==> flow/design.v <==
module alu_top(clk, a, b, op, out, carry_out, over_flow, zero);
input clk;
input [31:0] a, b;
input [2:0] op;
output reg [31:0] out;
output reg carry_out, over_flow, zero;
reg [31:0] a_r, b_r;
reg [2:0] op_r;
wire [31:0] alu_out;
wire alu_carry_out, alu_over_flow, alu_zero;
ALU alu_core(a_r, b_r, op_r, alu_out, alu_carry_out, alu_over_flow, alu_zero);
always @(posedge clk) begin
	a_r <= a;
	b_r <= b;
	op_r <= op;
	out <= alu_out;
	carry_out <= alu_carry_out;
	over_flow <= alu_over_flow;
	zero <= alu_zero;
end
endmodule

module xorgate(a, b, out);
output[31:0] out;
input wire[31:0] a, b;
generate  
genvar index;
for (index = 0; index<32; index = index + 1)
	begin: xorgen
		xor xor1(out[index], a[index], b[index]);
	end
endgenerate
endmodule
module andgate(a, b, out);
output[31:0] out;
input[31:0] a, b;
generate  
genvar index;
for (index = 0; index<32; index = index + 1)
	begin: andgen
		and and1(out[index], a[index], b[index]);  
	end
endgenerate
endmodule
module orgate(a, b, out);
output[31:0] out;
input[31:0] a, b;
generate  
genvar index;
for (index = 0; index<32; index = index + 1)
	begin: orgen
		or or1(out[index], a[index], b[index]);
	end
endgenerate
endmodule
module adder(sum, carryout, a, b, carryin);
output sum, carryout;
input a, b, carryin;
xor sumbit(sum, a, b, carryin);
and bc(b_c, b, carryin);
and ac(a_c, a, carryin);
and ab(a_b, a, b);
or cout(carryout, b_c, a_c, a_b);
endmodule
module adder32Bit(addo, carryout, over_flow, A, B, carry_in);
output[31:0] addo;  
output carryout;  
output over_flow;  
input[31:0] A;  
input[31:0] B;  
input carry_in;
wire[31:0] carry_oarray;
adder adder_init (addo[0], carry_oarray[0], A[0], B[0], carry_in);
adder adder1 (addo[1], carry_oarray[1], A[1], B[1], carry_oarray[0]);
generate  
genvar index;
for (index = 2; index<32; index = index + 1)
	begin: add32b
	adder addergen (addo[index], carry_oarray[index], A[index], B[index], carry_oarray[index-1]);
	end
endgenerate
assign carryout = carry_oarray[31];
wire abxor, abcoutxor;
xor xor1(abxor, A[31], B[31]);
xor xor2(abcoutxor, carryout, abxor);
xor xor3(over_flow, addo[31], abcoutxor);
endmodule 
module slt(sum, overflow, slto);
input[31:0] sum;
input overflow;
output slto;
xor slt_xor(slto, sum[31], overflow);
endmodule
module structuralMultiplexer(out, mux_command, ando, oro, xoro, addo, slto);
output[31:0] out;
input[2:0] mux_command;  
input[31:0] ando;  
input[31:0] oro;  
input[31:0] xoro;  
input[31:0] addo;  
input slto;  
wire[2:0] inv_command;
wire[31:0] enableand, enableor, enablexor, enableadd;  
wire enableslt;  
not notCommand0(inv_command[0], mux_command[0]);  
not notCommand1(inv_command[1], mux_command[1]);
not notCommand2(inv_command[2], mux_command[2]);
and slt_and(enableslt, slto, inv_command[2], mux_command[1], inv_command[0]);
generate
genvar index;
for (index = 0; index<32; index = index + 1)
	begin: muxgen 
		and ando_and(enableand[index], ando[index], inv_command[2], mux_command[1], mux_command[0]);  
		and oro_and(enableor[index], oro[index], mux_command[2], inv_command[1], inv_command[0]);  
		and xoro_and(enablexor[index], xoro[index], inv_command[2], inv_command[1], mux_command[0]);  
		and addo_and(enableadd[index], addo[index], inv_command[2], inv_command[1], inv_command[0]);  
		or or1(out[index], enableand[index],  enableor[index], enablexor[index], enableadd[index], enableslt);  
	end
endgenerate
endmodule
module LUT(mux_command, a_inv, b_inv, carry_in, allow_overflow, addr);
output reg[2:0] mux_command;
output reg a_inv;
output reg b_inv;
output reg carry_in;
output reg allow_overflow;
input[2:0] addr;
always @ (addr) begin
	case(addr)
	3'd0: begin mux_command = 3'b000; a_inv = 0; b_inv = 0; carry_in = 0; allow_overflow = 1; end  
	3'd1: begin mux_command = 3'b000; a_inv = 0; b_inv = 1; carry_in = 1; allow_overflow = 1; end  
	3'd2: begin mux_command = 3'b001; a_inv = 0; b_inv = 0; carry_in = 0; allow_overflow = 1; end  
	3'd3: begin mux_command = 3'b010; a_inv = 0; b_inv = 1; carry_in = 1; allow_overflow = 0; end  
	3'd4: begin mux_command = 3'b011; a_inv = 0; b_inv = 0; carry_in = 0; allow_overflow = 1; end  
	3'd6: begin mux_command = 3'b011; a_inv = 1; b_inv = 1; carry_in = 0; allow_overflow = 1; end  
	3'd7: begin mux_command = 3'b100; a_inv = 0; b_inv = 0; carry_in = 0; allow_overflow = 1; end  
	3'd5: begin mux_command = 3'b100; a_inv = 1; b_inv = 1; carry_in = 0; allow_overflow = 1; end  
default: $display("Please check inputs");
endcase
end
endmodule
module ALU(a, b, addr, out, carry_out, over_flow, zero);
input[31:0] a, b;
input[2:0] addr;  
output[31:0] out;
output carry_out, over_flow, zero;
wire carry_in, b_inv;  
wire a_inv, allow_overflow;  
wire[2:0] mux_command;
wire[31:0] A, B;  
wire[31:0] addo, xoro, ando, oro;
wire slto;
LUT lookuptable(mux_command, a_inv, b_inv, carry_in, allow_overflow, addr);
generate
genvar index;
for (index = 0; index<32; index = index + 1)
	begin: abinv_gen
		xor a_invgen(A[index], a[index], a_inv);  
		xor b_invgen(B[index], b[index], b_inv);  
	end
endgenerate
andgate and_gate(A, B, ando);  
orgate or_gate(A, B, oro);  
xorgate xor_gate(A, B, xoro);  
adder32Bit add_gate(addo, carry_out, over_flow, A, B, carry_in);  
slt slt_gate(addo, over_flow, slto);
and allowoverflow_and(overflow, over_flow, allow_overflow);
structuralMultiplexer mux_structure(out, mux_command, ando, oro, xoro, addo, slto);
wire[31:0] equal;
generate  
genvar index1;
for (index1 = 0; index1 <32; index1 = index1+1)begin
                nor nor1(equal[index1], out[index1], 0);
end
endgenerate
and and1(zero, equal[0], equal[1], equal[2], equal[3],equal[4],equal[5],equal[6],equal[7],equal[8],equal[9],equal[10],equal[11],equal[12],equal[13],equal[14],equal[15],equal[16],equal[17],equal[18],equal[19],equal[20],equal[21],equal[22],equal[23],equal[24],equal[25],equal[26],equal[27],equal[28],equal[29],equal[30],equal[31]);
endmodule
---- Tool chain data of alu_top ----
What the tools print for alu_top, step after step.
Lines are those of the file above, counted from 1.
Operators: Yosys type, input widths -> output width; for muxes data width and select width s.
A cell with -- has no value.
inputs
  top module .............................. alu_top
  clock input ............................. clk
  standard-cell library ................... sky130hd
  corner .................................. tt_025C_1v80

---- Elaborated design ----
Source: Yosys, flattened and elaborated, memories not mapped. Widths are those after wreduce; folded enables and synchronous resets count as part of the registers. Registers that Yosys merges into a memory's read port (data or address) are not register bits. Print and check cells do not count. Equal cells are merged and count once.
Memory sizes are those after Yosys's memory passes, which may raise the word count (mostly to a power of two), join words into wider ones and drop unused or constant bits.
word-level totals
  bits in read-only memories .............. 56
  clocked read ports x word width ......... 7
  register bits after elaboration ......... 99
  input bits .............................. 68
  memories ................................ 1
  output and inout port bits .............. 35
operators by class
  bitwise operators ....................... 904
memories
  name             depth  bits a word  rd ports  wr ports  RTL line  text
  (no name shown)  8      7            1         0         129       case(addr)
operators with widths
  kind         count
  $and 1x1->1  514
  $or 1x1->1   224
  $xor 1x1->1  131
  $not 1->1    35

---- Depth ----
Depth = most cells in a row (Yosys ltp): at word level without a register or memory, in the mapped netlist without a sequential cell, where the memories' decode and read muxes count.
depth
  word-level depth ........................ 136
  ABC_AREA ................................ 0
  gate-level depth with buffers ........... 45
  mapped depth without buffers ............ 42

---- Synthesis result ----
The flow's flattened synthesis, as Yosys stat reports it; memories are mapped. The netlist is that of the ABC_AREA named above (0 if unset); the other value can give another one.
cells by type
  type                       count  total area (µm²)
  sky130_fd_sc_hd__dfxtp_1   105    2.1E+03
  sky130_fd_sc_hd__ha_1      66     825.792
  sky130_fd_sc_hd__fa_1      33     660.634
  sky130_fd_sc_hd__xor2_1    64     560.538
  sky130_fd_sc_hd__inv_1     78     292.781
  sky130_fd_sc_hd__o21ai_0   45     225.216
  sky130_fd_sc_hd__nand2_1   55     206.448
  sky130_fd_sc_hd__nor2_1    32     120.115
  sky130_fd_sc_hd__mux4_2    5      112.608
  sky130_fd_sc_hd__a222oi_1  7      70.067
  sky130_fd_sc_hd__mux2_2    6      67.565
  sky130_fd_sc_hd__clkbuf_1  17     63.811
  sky130_fd_sc_hd__a22oi_1   8      60.058
  sky130_fd_sc_hd__nand2b_1  9      56.304
  sky130_fd_sc_hd__buf_2     9      45.043
  sky130_fd_sc_hd__nand3_1   8      40.038
  sky130_fd_sc_hd__buf_1     10     37.536
  sky130_fd_sc_hd__o21a_1    5      37.536
Not listed: further types 42, cells in them 79.
synthesis totals
  flip-flops .............................. 105
  cell area after synthesis ............... 6,168.4 µm²
  buffer cells ............................ 38
  standard cells after synthesis .......... 641
By module: a second synthesis without flattening, with its own total; a netlist apart from the flattened one above.
second synthesis, totals
  cells (unflattened synthesis) ........... 534
  area total of the unflattened synthesis .. 5,755.5 µm²
Each row is one instance without its submodules.
by module
  module                 times used  seq. area (µm²)  cells  area (µm²)
  alu_top                1           2,042.0          102    2,042.0
  structuralMultiplexer  1           0.0              203    1,476.4
  ALU                    1           0.0              83     775.7
  adder                  32          0.0              1      20.0
  xorgate                1           0.0              32     280.3
  andgate                1           0.0              32     200.2
  orgate                 1           0.0              32     200.2
  LUT                    1           0.0              14     105.1
  adder32Bit             1           0.0              3      26.3
  slt                    1           0.0              1      8.8

---- Timing after synthesis ----
Source: OpenSTA report_checks on the synthesized netlist (no wires, ideal clock, input and output delay 20% of the period each), path of least setup slack; recovery checks are left aside. Register names are those of the netlist, which keeps one name where synthesis merged equal registers.
timing path after synthesis
  path type ............................... reg-to-reg
  from .................................... reg (name not given)
  to ...................................... reg zero
  time at the first pin ................... 0.000 ns
  driving pins on the path ................ 44
  path buffers ............................ 2
  arrival ................................. 15.795 ns
  period .................................. 14.5 ns
  delay of the path ....................... 15.856 ns
  path slack .............................. -1.356 ns
  period reached after synthesis .......... 15.856 ns
"delay of the path" = arrival - input delay + setup time.
"driving pins on the path" counts driving pins, that of a launching flip-flop among them; a cell with two outputs on the path counts twice.
"period reached after synthesis" = period - worst setup slack (recovery checks aside). The figure is calculated, with input and output delays left at 20% of the set period.
The rows between start and end are the longest chain of elaborated cells between them; the timing report does not say that the signal goes this way. Where chains are equally long, one stands for them.
Each line given opens the expression or statement behind the cell; cells for indexed reads and writes are added by Yosys, which also makes memories of some case tables.
on the way, after synthesis
  path through ............................ sky130_fd_sc_hd__dfxtp_1 sky130_fd_sc_hd__clkbuf_1 sky130_fd_sc_hd__buf_1 sky130_fd_sc_hd__xor2_1 sky130_fd_sc_hd__inv_1 sky130_fd_sc_hd__fa_1 sky130_fd_sc_hd__fa_1 sky130_fd_sc_hd__fa_1 sky130_fd_sc_hd__fa_1 sky130_fd_sc_hd__fa_1 sky130_fd_sc_hd__fa_1 sky130_fd_sc_hd__fa_1 sky130_fd_sc_hd__fa_1 sky130_fd_sc_hd__fa_1 sky130_fd_sc_hd__fa_1 sky130_fd_sc_hd__fa_1 sky130_fd_sc_hd__fa_1 sky130_fd_sc_hd__fa_1 (+8 left out) sky130_fd_sc_hd__fa_1 sky130_fd_sc_hd__fa_1 sky130_fd_sc_hd__fa_1 sky130_fd_sc_hd__fa_1 sky130_fd_sc_hd__fa_1 sky130_fd_sc_hd__fa_1 sky130_fd_sc_hd__fa_1 sky130_fd_sc_hd__fa_1 sky130_fd_sc_hd__fa_1 sky130_fd_sc_hd__inv_1 sky130_fd_sc_hd__fa_1 sky130_fd_sc_hd__inv_1 sky130_fd_sc_hd__fa_1 sky130_fd_sc_hd__mux4_2 sky130_fd_sc_hd__o21ai_0 sky130_fd_sc_hd__nand4_1 sky130_fd_sc_hd__a2111o_1 sky130_fd_sc_hd__and4bb_1
  length of the longest elaborated chain .. 136
ends and longest elaborated chain, after synthesis
  element                    RTL line  text
  $xor 1x1->1                --
  $and 1x1->1                --
  $or 1x1->1 (2 in a row)    --
  $and 1x1->1                --
  $or 1x1->1 (2 in a row)    --
  $and 1x1->1                --
  $or 1x1->1 (2 in a row)    --
  (+84 left out)             --
  $and 1x1->1                --
  $or 1x1->1 (2 in a row)    --
  $xor 1x1->1 (3 in a row)   --
  $and 1x1->1 (3 in a row)   --
  $or 1x1->1                 --
  $not 1->1                  --
  $and 1x1->1 (31 in a row)  --
  end, declared              6         output reg carry_out, over_flow, zero;

---- Timing after layout ----
From the final timing report of stored run 1: the path of least setup slack in the routed layout; clock arrival at registers is part of the times.
timing path post-layout
  path type ............................... reg-to-reg
  from .................................... reg (name not given)
  to ...................................... reg zero
  driving pins on the path ................ 45
  time at the first pin ................... 0.37 ns
  period .................................. 17.0 ns
  path slack .............................. 0.57 ns
  path buffers ............................ 2
  arrival ................................. 16.74 ns
The rows between start and end are the longest chain of elaborated cells between them; the timing report does not say that the signal goes this way. Where chains are equally long, one stands for them.
on the way, post-layout
  path through ............................ sky130_fd_sc_hd__dfxtp_2 sky130_fd_sc_hd__buf_6 sky130_fd_sc_hd__xor2_2 sky130_fd_sc_hd__inv_1 sky130_fd_sc_hd__fa_2 sky130_fd_sc_hd__fa_2 sky130_fd_sc_hd__fa_1 sky130_fd_sc_hd__fa_1 sky130_fd_sc_hd__fa_2 sky130_fd_sc_hd__fa_1 sky130_fd_sc_hd__fa_1 sky130_fd_sc_hd__fa_1 sky130_fd_sc_hd__fa_1 sky130_fd_sc_hd__fa_2 sky130_fd_sc_hd__fa_2 sky130_fd_sc_hd__fa_1 sky130_fd_sc_hd__fa_1 sky130_fd_sc_hd__fa_1 (+9 left out) sky130_fd_sc_hd__fa_2 sky130_fd_sc_hd__fa_1 sky130_fd_sc_hd__fa_1 sky130_fd_sc_hd__fa_1 sky130_fd_sc_hd__fa_1 sky130_fd_sc_hd__fa_1 sky130_fd_sc_hd__fa_1 sky130_fd_sc_hd__inv_1 sky130_fd_sc_hd__fa_1 sky130_fd_sc_hd__inv_1 sky130_fd_sc_hd__fa_1 sky130_fd_sc_hd__clkbuf_4 sky130_fd_sc_hd__mux2_1 sky130_fd_sc_hd__a22oi_1 sky130_fd_sc_hd__nand2_1 sky130_fd_sc_hd__o21ai_1 sky130_fd_sc_hd__o2111ai_1 sky130_fd_sc_hd__and4bb_1
  length of the longest elaborated chain .. 136
ends and longest elaborated chain, post-layout
  element                    RTL line  text
  $xor 1x1->1                --
  $and 1x1->1                --
  $or 1x1->1 (2 in a row)    --
  $and 1x1->1                --
  $or 1x1->1 (2 in a row)    --
  $and 1x1->1                --
  $or 1x1->1 (2 in a row)    --
  (+84 left out)             --
  $and 1x1->1                --
  $or 1x1->1 (2 in a row)    --
  $xor 1x1->1 (3 in a row)   --
  $and 1x1->1 (3 in a row)   --
  $or 1x1->1                 --
  $not 1->1                  --
  $and 1x1->1 (31 in a row)  --
  end, declared              6         output reg carry_out, over_flow, zero;

Subject: alu_top on sky130hd, stored results

Hello all,

Flow measurements of alu_top on sky130hd: 3 stored runs with different settings, listed in no order. Input and output delays are each 20% of the period that was set; the output load is 0.01 pF.

---- stored run 1 ----
settings
  CAP_MARGIN = 0
  CORE_ASPECT_RATIO = 1.45
  CORE_MARGIN = 2
  CORE_UTILIZATION = 18
  CTS_CLUSTER_DIAMETER = 312
  GPL_ROUTABILITY_DRIVEN = 0
  GPL_TIMING_DRIVEN = 0
  TNS_END_PERCENT = 35
  period_ns = 17.0
  SLEW_MARGIN = 20
results
  total die area .......................... 35,790.5 µm²
  standard-cell area after layout ......... 8,122.8 µm²
  smallest setup slack .................... 0.567 ns
  synthesis area .......................... 6,168.4 µm²

---- stored run 2 ----
settings
  ABC_AREA = 0
  CELL_PAD_IN_SITES_DETAIL_PLACEMENT = 0
  CORE_UTILIZATION = 63
  MIN_ROUTING_LAYER = met2
  PLACE_DENSITY_LB_ADDON = 0.06
  SETUP_SLACK_MARGIN = -0.3
  period_ns = 19.7
  CAP_MARGIN = 20
  CORE_MARGIN = 2
  SLEW_MARGIN = 20
results
  total die area .......................... 10,598.7 µm²
  standard-cell area after layout ......... 7,487.2 µm²
  smallest setup slack .................... 2.517 ns
  synthesis area .......................... 6,168.4 µm²

---- stored run 3 ----
settings
  ABC_AREA = 1
  CAP_MARGIN = 10
  CELL_PAD_IN_SITES_DETAIL_PLACEMENT = 1
  CORE_ASPECT_RATIO = 0.78
  GPL_TIMING_DRIVEN = 0
  HOLD_SLACK_MARGIN = 0.18
  PLACE_DENSITY_LB_ADDON = 0.16
  SETUP_SLACK_MARGIN = 1.86
  SLEW_MARGIN = 25
  TNS_END_PERCENT = 95
  period_ns = 12.6
  CORE_MARGIN = 2
  CORE_UTILIZATION = 40
results
  total die area .......................... 15,895.4 µm²
  standard-cell area after layout ......... 8,222.9 µm²
  smallest setup slack .................... -0.905 ns
  synthesis area .......................... 5,958.2 µm²

Thanks
